==> flow/design.v <==
module InputProcessor (
    input clk,               
    input [2:0] switches,    
    input confirm_key1,       
input confirm_key2,
    input reset_key,       
    output reg [2:0] column, 
    output reg confirm1,       
output reg confirm2,
    output reg reset        
);
    always @(posedge clk) begin
        column <= switches; 
    end
    always @(posedge clk) begin
        confirm1 <= !confirm_key1; 
	confirm2 <= !confirm_key2;
        reset <= !reset_key;      
    end
endmodule
module gameLogic(
    input clk,
    input reset,
    input [2:0] column,
    input player,
    input confirm_move,
    output reg [1:0] win,
    output reg [1:0] winner
);
    reg [83:0] grid;
    reg [83:0] grid_next;
    reg token_placed;
    reg confirm_prev;
    reg [1:0] win_next;
    wire [1:0] token = player ? 2'b01 : 2'b10;
    wire place = confirm_move && !confirm_prev;
    integer i, j;
function automatic [1:0] checkWin(input [83:0] g, input [1:0] playerToken);
    integer col, row, count, i;
begin
    checkWin = 2'b00;
    for (row = 0; row < 6; row = row + 1) begin
        count = 0;
        for (col = 0; col < 7; col = col + 1) begin
            if (g[(col*6+row)*2 +: 2] == playerToken) begin
                count = count + 1;
                if (count == 4) begin
                    checkWin = 2'b01;
                end
            end else count = 0;
        end
    end
    for (col = 0; col < 7; col = col + 1) begin
        count = 0;
        for (row = 0; row < 6; row = row + 1) begin
            if (g[(col*6+row)*2 +: 2] == playerToken) begin
                count = count + 1;
                if (count == 4) begin
                    checkWin = 2'b01;
                end
            end else count = 0;
        end
    end
    for (row = 0; row < 3; row = row + 1) begin
        for (col = 0; col < 4; col = col + 1) begin
            count = 0;
            for (i = 0; i < 4; i = i + 1) begin
                if (g[((col+i)*6+(row+i))*2 +: 2] == playerToken) begin
                    count = count + 1;
                    if (count == 4) begin
                        checkWin = 2'b01;
                    end
                end else count = 0;
            end
        end
    end
    for (row = 3; row < 6; row = row + 1) begin
        for (col = 0; col < 4; col = col + 1) begin
            count = 0;
            for (i = 0; i < 4; i = i + 1) begin
                if (g[((col+i)*6+(row-i))*2 +: 2] == playerToken) begin
                    count = count + 1;
                    if (count == 4) begin
                        checkWin = 2'b01;
                    end
                end else count = 0;
            end
        end
    end
end
endfunction
    always @* begin
        grid_next = grid;
        token_placed = 0;
        for (i = 0; i < 7; i = i + 1) begin
            if (column == i) begin
                for (j = 0; j < 6; j = j + 1) begin
                    if (!token_placed && grid[(i*6+j)*2 +: 2] == 2'b00) begin
                        grid_next[(i*6+j)*2 +: 2] = token;
                        token_placed = 1;
                    end
                end
            end
        end
        win_next = checkWin(grid_next, token);
    end
    always @(posedge clk) begin
        confirm_prev <= confirm_move;
    end
    always @(posedge clk or posedge reset) begin
        if (reset) begin
            grid <= 84'd0;
            win <= 2'b00;
            winner <= 2'b00;
        end else if (place && token_placed) begin
            grid <= grid_next;
            win <= win_next;
            winner <= win_next[0] ? token : 2'b00;
        end
    end
endmodule
module control(
    input clk,                 
    input reset,               
    input [2:0] column_select, 
    input confirm_move1,
    input confirm_move2,       
    output reg [1:0] current_player, 
    output reg game_over,      
	 output [1:0] winner
);
    parameter IDLE_STATE = 3'b000,
              PLAYER1_TURN = 3'b001,
              PLAYER2_TURN = 3'b010,
              CHECK_MOVE = 3'b011,
				  win_state = 3'b100;
    reg [2:0] state; 
wire confirm_move = (current_player==2'b01)?confirm_move1:confirm_move2;
    wire [1:0]win;
    gameLogic game_logic(
        .clk(clk),
        .reset(reset),
        .column(column_select),
        .player(current_player == 2'b01), 
        .confirm_move(confirm_move),
        .win(win),
		  .winner(winner)
    );
    always @(posedge clk or posedge reset) begin
        if (reset) begin
            state <= IDLE_STATE;
            current_player <= 2'b01;  
            game_over <= 0;
        end
        else begin
            case (state)
                IDLE_STATE: begin
                    if (confirm_move) begin
                        state <= CHECK_MOVE;
                    end
                end
                PLAYER1_TURN: begin
                    if (confirm_move) begin
                        state <= CHECK_MOVE;
                    end
                end
                PLAYER2_TURN: begin
                    if (confirm_move) begin
                        state <= CHECK_MOVE;
                    end
                end
                CHECK_MOVE: begin
                    if (win) begin
                        state <= win_state; 
                    end else begin
                        current_player <= (current_player == 2'b01) ? 2'b10 : 2'b01;
                        state <= (current_player == 2'b01) ? PLAYER1_TURN : PLAYER2_TURN;
                    end
                end
					 win_state: begin
					 game_over <= 1; 
					 end
                default: state <= IDLE_STATE;
            endcase
        end
    end
endmodule
module TopLevelModule(
    input clk,                    
    input [2:0] switches,        
    input confirm_key1,   
input confirm_key2,     
    input reset_key,            
    output [1:0] player_led,     
    output [1:0] winner_led           
);
    wire [2:0] column_select;
    wire confirm_move1;
wire confirm_move2;
    wire reset_game;
    wire [1:0] current_player;
    wire game_over;
    InputProcessor input_proc(
        .clk(clk),
        .switches(switches),
        .confirm_key1(confirm_key1),
        .confirm_key2(confirm_key2),
        .reset_key(reset_key),
        .column(column_select),
        .confirm1(confirm_move1),
.confirm2(confirm_move2),
        .reset(reset_game)
    );
    control control_unit(
        .clk(clk),
        .reset(reset_game),
        .column_select(column_select),
        .confirm_move1(confirm_move1),
        .confirm_move2(confirm_move2),
        .current_player(current_player),
        .game_over(game_over), .winner(winner_led)
    );
    assign player_led = current_player;
endmodule
==> reports on TopLevelModule <==
# Reports on TopLevelModule

Module TopLevelModule before and after one edit of its RTL, step after step.
Lines under "before" count in the file above, lines under "after" in the edited file.
"change" is "after" less "before", of the values as shown; "relative change" is that difference over "before", in percent.
Operators carry their Yosys type and port widths (W data, S select, Z words).
Cell names lack the library's common part.
Not given: -

Top module: TopLevelModule
Clock port: clk
Standard-cell library: sky130hd
Corner: tt_025C_1v80

# Edit of the RTL

The edit as a unified diff against the file above.
The edited RTL no longer does the same as the RTL above: the edit was made by script, with no optimisation intended.

```diff
@@ -67,5 +67,5 @@
             for (i = 0; i < 4; i = i + 1) begin
                 if (g[((col+i)*6+(row+i))*2 +: 2] == playerToken) begin
-                    count = count + 1;
+                    count = count ^ 1;
                     if (count == 4) begin
                         checkWin = 2'b01;
```

# After elaboration

Counts by Yosys on the flattened word-level netlist (proc, flatten, opt, wreduce; memories kept). Register bits leave out memories and registers merged into their read ports (data or address). Print and check cells are left out.

Operators by class:

| item                             | before | after | change | relative change (%) |
| multiplexer cells                | 595    | 595   | 0      | 0.00 |
| equal/unequal tests              | 187    | 193   | +6     | +3.21 |
| add/sub/neg operators            | 133    | 103   | -30    | -22.56 |
| bitwise gates (word level)       | 2      | 38    | +36    | +1800.00 |
| reductions and logical operators | 136    | 136   | 0      | 0.00 |

Operator list:

| kind                    | before | after | change | relative change (%) |
| $not A1 Y1              | 2      | 38    | +36    | +1800.00 |
| $add A32 B2 Y32 const B | 133    | 103   | -30    | -22.56 |
| $eq A32 B4 Y1 const B   | 133    | 139   | +6     | +4.51 |
| $mux W2                 | 372    | 372   | 0      | 0.00 |
| $mux W1                 | 114    | 114   | 0      | 0.00 |
| $mux W32                | 106    | 106   | 0      | 0.00 |
| $logic_not A1 Y1        | 45     | 45    | 0      | 0.00 |
| $logic_and A1 B1 Y1     | 43     | 43    | 0      | 0.00 |
| $eq A2 B2 Y1            | 42     | 42    | 0      | 0.00 |
| $logic_not A2 Y1        | 42     | 42    | 0      | 0.00 |
| $eq A3 B2 Y1 const B    | 4      | 4     | 0      | 0.00 |
| $eq A3 B3 Y1 const B    | 4      | 4     | 0      | 0.00 |
| $eq A3 B1 Y1 const B    | 2      | 2     | 0      | 0.00 |
| $logic_not A3 Y1        | 2      | 2     | 0      | 0.00 |
| $mux W3                 | 2      | 2     | 0      | 0.00 |
| $reduce_and A2 Y1       | 2      | 2     | 0      | 0.00 |
| $eq A2 B1 Y1 const B    | 1      | 1     | 0      | 0.00 |
| $ne A2 B1 Y1 const B    | 1      | 1     | 0      | 0.00 |
| $pmux W3 S3             | 1      | 1     | 0      | 0.00 |
| $reduce_bool A2 Y1      | 1      | 1     | 0      | 0.00 |
| $reduce_or A3 Y1        | 1      | 1     | 0      | 0.00 |

Word-level totals:

| item                  | before | after | change | relative change (%) |
| bits in registers     | 100    | 100   | 0      | 0.00 |
| output and inout bits | 4      | 4     | 0      | 0.00 |
| input port bits       | 7      | 7     | 0      | 0.00 |

# Longest topological paths

Depth = most cells in a row (Yosys ltp): at word level without a register or memory, in the mapped netlist without a sequential cell, where the memories' decode and read muxes count.

Logic depth:

| item                         | before | after | change | relative change (%) |
| depth in word-level cells    | 424    | 424   | 0      | 0.00 |
| ABC_AREA                     | 0      | 0     | -      | - |
| depth in mapped cells        | 21     | 21    | 0      | 0.00 |
| mapped depth without buffers | 17     | 18    | +1     | +5.88 |

# Netlist

Yosys stat after the flow's synthesis: flattened, memories mapped to cells. It holds for the ABC_AREA given above (unset counts as 0); a run with the other value may have another netlist.

Mapped netlist:

| item                    | before | after  | change | relative change (%) |
| buffer cells            | 31     | 32     | +1     | +3.23 |
| mapped flip-flops       | 100    | 100    | 0      | 0.00 |
| chip area (Yosys) (um2) | 7707.4 | 7672.4 | -35.0  | -0.45 |
| cells in the netlist    | 881    | 912    | +31    | +3.52 |

Cells by type:

| cell     | before | after | change | relative change (%) |
| inv_1    | 56     | 97    | +41    | +73.21 |
| a21o_1   | 37     | 8     | -29    | -78.38 |
| o31ai_1  | 37     | 60    | +23    | +62.16 |
| nand2_1  | 38     | 57    | +19    | +50.00 |
| nor2_1   | 122    | 106   | -16    | -13.11 |
| nor3_1   | 30     | 14    | -16    | -53.33 |
| a21oi_1  | 19     | 31    | +12    | +63.16 |
| o21ai_0  | 18     | 30    | +12    | +66.67 |
| and3_1   | 21     | 10    | -11    | -52.38 |
| a31o_2   | 20     | 9     | -11    | -55.00 |
| and2_1   | 31     | 21    | -10    | -32.26 |
| or4_1    | 1      | 10    | +9     | +900.00 |
| o211ai_1 | 5      | 13    | +8     | +160.00 |
| o21bai_1 | 2      | 8     | +6     | +300.00 |
| nand3_1  | 14     | 19    | +5     | +35.71 |
| clkbuf_1 | 11     | 16    | +5     | +45.45 |
| or3_1    | 6      | 11    | +5     | +83.33 |
| nand2b_1 | 4      | 9     | +5     | +125.00 |

The list need not be complete.
By module: a second synthesis without flattening, with its own total; a netlist apart from the flattened one above.

Second synthesis, totals:

| item                                          | before | after  | change | relative change (%) |
| cell total of the unflattened synthesis       | 964    | 983    | +19    | +1.97 |
| area total of the unflattened synthesis (um2) | 8021.4 | 8174.1 | +152.7 | +1.90 |

Rows give one instance, submodules left out.

Modules, before:

| module         | cells | times used | area (um2) | seq. area (um2) |
| gameLogic      | 929   | 1          | 7572.3     | 2197.1 |
| control        | 26    | 1          | 317.8      | 202.7 |
| InputProcessor | 9     | 1          | 131.4      | 120.1 |
| TopLevelModule | 0     | 1          | 0.0        | 0.0 |

Modules, after:

| module         | cells | times used | area (um2) | seq. area (um2) |
| gameLogic      | 948   | 1          | 7724.9     | 2197.1 |
| control        | 26    | 1          | 317.8      | 202.7 |
| InputProcessor | 9     | 1          | 131.4      | 120.1 |
| TopLevelModule | 0     | 1          | 0.0        | 0.0 |

# Worst setup path after synthesis

Source: OpenSTA report_checks on the synthesized netlist (no wires, ideal clock, input and output delay 20% of the period each), path of least setup slack; recovery checks are left aside. Register names are those of the netlist, which keeps one name where synthesis merged equal registers.

Timing after synthesis:

| item                                | before                                  | after                                      | change | relative change (%) |
| kind                                | register -> register                    | register -> register                       | -      | - |
| start point                         | register control_unit.current_player[0] | register control_unit.current_player[0]    | -      | - |
| end point                           | register control_unit.game_logic.win[0] | register control_unit.game_logic.winner[1] | -      | - |
| setup slack (ns)                    | 5.327                                   | 5.476                                      | +0.149 | - |
| required time (ns)                  | 9.865                                   | 9.855                                      | -0.010 | -0.10 |
| period (ns)                         | 10.0                                    | 10.0                                       | 0.0    | 0.00 |
| stages                              | 21                                      | 19                                         | -2     | -9.52 |
| data arrival time (ns)              | 4.538                                   | 4.379                                      | -0.159 | -3.50 |
| delay of the path (ns)              | 4.673                                   | 4.524                                      | -0.149 | -3.19 |
| time at the first pin (ns)          | 0.000                                   | 0.000                                      | 0.000  | - |
| period reached after synthesis (ns) | 4.673                                   | 4.524                                      | -0.149 | -3.19 |

"delay of the path" is the arrival time less input delay plus setup time.
"stages" counts driving pins, that of a launching flip-flop among them; a cell with two outputs on the path counts twice.
"period reached after synthesis" = period - worst setup slack (recovery checks aside). The figure is calculated, with input and output delays left at 20% of the set period.
The rows between start and end are the longest chain of elaborated cells between them; the timing report does not say that the signal goes this way. Where chains are equally long, one stands for them.
Each line given opens the expression or statement behind the cell; cells for indexed reads and writes are added by Yosys, which also makes memories of some case tables.

Between the ends, after synthesis, before:
Path through: dfstp_2 > clkbuf_1 > nand2b_1 > buf_2 > buf_1 > a221o_1 > nor2_1 > ha_1 > and2_1 > ha_1 > and2_1 > ha_1 > and2_1 > ha_1 > o2111ai_1 > nor2_1 > o211ai_1 > o2111ai_1 > or4_1 > nor4_4 > a21oi_1
Cells in the longest elaborated chain: 294

RTL lines, path after synthesis, before:

| item               | line | text |
| from (decl)        | 128  | `output reg [1:0] current_player,` |
| from (assign)      | 152  | `current_player <= 2'b01;` |
| from (assign)      | 176  | `current_player <= (current_player == 2'b01) ? 2'b10 : 2'b01;` |
| $eq A2 B1 Y1       | 144  | `.player(current_player == 2'b01),` |
| $mux W2            | 35   | `wire [1:0] token = player ? 2'b01 : 2'b10;` |
| $mux W2            | 98   | `if (!token_placed && grid[(i*6+j)*2 +: 2] == 2'b00) begin` |
| $mux W2            | 96   | `if (column == i) begin` |
| $eq A2 B2 Y1       | 45   | `if (g[(col*6+row)*2 +: 2] == playerToken) begin` |
| $mux W1            | 45   |  |
| $add A32 B2 Y32    | 46   | `count = count + 1;` |
| [... 280 more ...] | -    |  |
| $mux W2            | 81   | `if (g[((col+i)*6+(row-i))*2 +: 2] == playerToken) begin` |
| $mux W2            | 83   | `if (count == 4) begin` |
| $mux W2            | 81   |  |
| $mux W2            | 83   |  |
| $mux W2            | 81   |  |
| $mux W2            | 83   |  |
| $mux W2            | 81   |  |
| to (assign)        | 113  | `win <= 2'b00;` |
| to (assign)        | 117  | `win <= win_next;` |
| to (decl)          | 27   | `output reg [1:0] win,` |

Between the ends, after synthesis, after:
Path through: dfstp_2 > nor2b_1 > buf_2 > buf_2 > o221ai_1 > o21ai_0 > inv_1 > ha_1 > and3_1 > ha_1 > and2_1 > ha_1 > or3b_2 > a41o_1 > nand4_1 > o2111ai_1 > or4_1 > and4bb_1 > a22oi_1
Cells in the longest elaborated chain: 295

RTL lines, path after synthesis, after:

| item               | line | text |
| from (decl)        | 128  | `output reg [1:0] current_player,` |
| from (assign)      | 152  | `current_player <= 2'b01;` |
| from (assign)      | 176  | `current_player <= (current_player == 2'b01) ? 2'b10 : 2'b01;` |
| $eq A2 B1 Y1       | 144  | `.player(current_player == 2'b01),` |
| $mux W2            | 35   | `wire [1:0] token = player ? 2'b01 : 2'b10;` |
| $mux W2            | 98   | `if (!token_placed && grid[(i*6+j)*2 +: 2] == 2'b00) begin` |
| $mux W2            | 96   | `if (column == i) begin` |
| $eq A2 B2 Y1       | 45   | `if (g[(col*6+row)*2 +: 2] == playerToken) begin` |
| $mux W1            | 45   |  |
| $add A32 B2 Y32    | 46   | `count = count + 1;` |
| [... 281 more ...] | -    |  |
| $mux W2            | 83   | `if (count == 4) begin` |
| $mux W2            | 81   | `if (g[((col+i)*6+(row-i))*2 +: 2] == playerToken) begin` |
| $mux W2            | 83   |  |
| $mux W2            | 81   |  |
| $mux W2            | 83   |  |
| $mux W2            | 81   |  |
| $mux W2            | 118  | `winner <= win_next[0] ? token : 2'b00;` |
| to (assign)        | 114  | `winner <= 2'b00;` |
| to (assign)        | 118  |  |
| to (decl)          | 28   | `output reg [1:0] winner` |

# Path in the finished layout

Path of least setup slack in the final report of each run of set A (OpenROAD, finished layout, wires in). Where an end is a register, its clock arrival counts in the times.

Timing post-layout:

| item                       | before                                     | after                                      | change | relative change (%) |
| kind                       | register -> register                       | register -> register                       | -      | - |
| start point                | register input_proc.column[0]              | register control_unit.current_player[0]    | -      | - |
| end point                  | register control_unit.game_logic.winner[0] | register control_unit.game_logic.winner[1] | -      | - |
| required time (ns)         | 5.96                                       | 5.95                                       | -0.01  | -0.17 |
| period (ns)                | 5.73                                       | 5.73                                       | 0.00   | 0.00 |
| time at the first pin (ns) | 0.36                                       | 0.37                                       | +0.01  | +2.78 |
| data arrival time (ns)     | 5.27                                       | 5.34                                       | +0.07  | +1.33 |
| stages                     | 18                                         | 17                                         | -1     | -5.56 |
| setup slack (ns)           | 0.68                                       | 0.61                                       | -0.07  | - |

The rows between start and end are the longest chain of elaborated cells between them; the timing report does not say that the signal goes this way. Where chains are equally long, one stands for them.

Between the ends, post-layout, before:
Path through: dfxtp_1 > or3b_1 > o311ai_1 > nand2_1 > o21ai_2 > inv_1 > ha_1 > and3_1 > ha_1 > and3_1 > ha_1 > inv_1 > a22o_1 > a311oi_1 > a2111oi_2 > a211o_1 > nor4_4 > a21oi_1
Cells in the longest elaborated chain: 423

RTL lines, path post-layout, before:

| item                | line | text |
| from (decl)         | 7    | `output reg [2:0] column,` |
| from (assign)       | 13   | `column <= switches;` |
| $logic_not A3 Y1    | 96   | `if (column == i) begin` |
| $mux W1             | 96   |  |
| $logic_not A1 Y1    | 98   | `if (!token_placed && grid[(i*6+j)*2 +: 2] == 2'b00) begin` |
| $logic_and A1 B1 Y1 | 98   |  |
| $mux W1             | 98   |  |
| $mux W1             | 96   |  |
| $logic_not A1 Y1    | 98   |  |
| [... 409 more ...]  | -    |  |
| $mux W2             | 83   | `if (count == 4) begin` |
| $mux W2             | 81   | `if (g[((col+i)*6+(row-i))*2 +: 2] == playerToken) begin` |
| $mux W2             | 83   |  |
| $mux W2             | 81   |  |
| $mux W2             | 83   |  |
| $mux W2             | 81   |  |
| $mux W2             | 118  | `winner <= win_next[0] ? token : 2'b00;` |
| to (assign)         | 114  | `winner <= 2'b00;` |
| to (assign)         | 118  |  |
| to (decl)           | 28   | `output reg [1:0] winner` |

Between the ends, post-layout, after:
Path through: dfstp_2 > nor2b_4 > o21ai_0 > a211oi_1 > ha_1 > and3_1 > ha_1 > nand2_1 > inv_1 > ha_1 > and2_1 > ha_1 > a311oi_1 > nand4_1 > or4_1 > and4bb_1 > a22oi_1
Cells in the longest elaborated chain: 295

RTL lines, path post-layout, after:

| item               | line | text |
| from (decl)        | 128  | `output reg [1:0] current_player,` |
| from (assign)      | 152  | `current_player <= 2'b01;` |
| from (assign)      | 176  | `current_player <= (current_player == 2'b01) ? 2'b10 : 2'b01;` |
| $eq A2 B1 Y1       | 144  | `.player(current_player == 2'b01),` |
| $mux W2            | 35   | `wire [1:0] token = player ? 2'b01 : 2'b10;` |
| $mux W2            | 98   | `if (!token_placed && grid[(i*6+j)*2 +: 2] == 2'b00) begin` |
| $mux W2            | 96   | `if (column == i) begin` |
| $eq A2 B2 Y1       | 45   | `if (g[(col*6+row)*2 +: 2] == playerToken) begin` |
| $mux W1            | 45   |  |
| $add A32 B2 Y32    | 46   | `count = count + 1;` |
| [... 281 more ...] | -    |  |
| $mux W2            | 83   | `if (count == 4) begin` |
| $mux W2            | 81   | `if (g[((col+i)*6+(row-i))*2 +: 2] == playerToken) begin` |
| $mux W2            | 83   |  |
| $mux W2            | 81   |  |
| $mux W2            | 83   |  |
| $mux W2            | 81   |  |
| $mux W2            | 118  | `winner <= win_next[0] ? token : 2'b00;` |
| to (assign)        | 114  | `winner <= 2'b00;` |
| to (assign)        | 118  |  |
| to (decl)          | 28   | `output reg [1:0] winner` |

# Flow runs

Both versions went through the flow (Yosys, OpenROAD) with the same settings in each pair. Constraints: input delay and output delay 20% of the set period each, output load 0.01 pF.

Flow settings, set A:
CORE_UTILIZATION: 40
period_ns: 5.73
CAP_MARGIN: 20
CORE_MARGIN: 2
SLEW_MARGIN: 20

Results, set A:

| item                                      | before   | after    | change    | relative change (%) |
| std-cell area (final layout) (um2)        | 8478.1   | 8356.8   | -121.3    | -1.43 |
| lowest setup slack (ns)                   | 0.684    | 0.614    | -0.070    | - |
| utilization of the finished layout (%)    | 45.0     | 44.5     | -0.5      | - |
| mapped cell area after synthesis (um2)    | 7707.4   | 7672.4   | -35.0     | -0.45 |
| area inside the die boundary (um2)        | 20394.7  | 20304.8  | -89.9     | -0.44 |
| total power of the final layout (W)       | 0.003823 | 0.003127 | -0.000696 | -18.21 |
| achieved clock period (ns)                | 5.046    | 5.116    | +0.070    | +1.39 |
| total negative slack on setup checks (ns) | 0.000    | 0.000    | 0.000     | - |

Flow settings, set B:
CAP_MARGIN: 15
CORE_ASPECT_RATIO: 0.69
CORE_MARGIN: 7
CORE_UTILIZATION: 24
CTS_CLUSTER_DIAMETER: 234
CTS_CLUSTER_SIZE: 54
GPL_ROUTABILITY_DRIVEN: 1
HOLD_SLACK_MARGIN: 0.02
MIN_ROUTING_LAYER: met1
PLACE_DENSITY_LB_ADDON: 0.14
SETUP_SLACK_MARGIN: 0.7
TNS_END_PERCENT: 35
period_ns: 9.53
SLEW_MARGIN: 20

Results, set B:

| item                                      | before   | after    | change    | relative change (%) |
| std-cell area (final layout) (um2)        | 8574.5   | 8518.2   | -56.3     | -0.66 |
| lowest setup slack (ns)                   | 3.928    | 3.825    | -0.103    | - |
| utilization of the finished layout (%)    | 27.1     | 27.0     | -0.1      | - |
| mapped cell area after synthesis (um2)    | 7707.4   | 7672.4   | -35.0     | -0.45 |
| area inside the die boundary (um2)        | 37414.6  | 37256.9  | -157.7    | -0.42 |
| total power of the final layout (W)       | 0.002291 | 0.001894 | -0.000397 | -17.33 |
| achieved clock period (ns)                | 5.602    | 5.705    | +0.103    | +1.84 |
| total negative slack on setup checks (ns) | 0.000    | 0.000    | 0.000     | - |

"achieved clock period" = clock period - worst setup slack. The figure is calculated, with input and output delays left at 20% of the set period.
"total power of the final layout": no workload was simulated; the value follows from the tool's default switching activity.
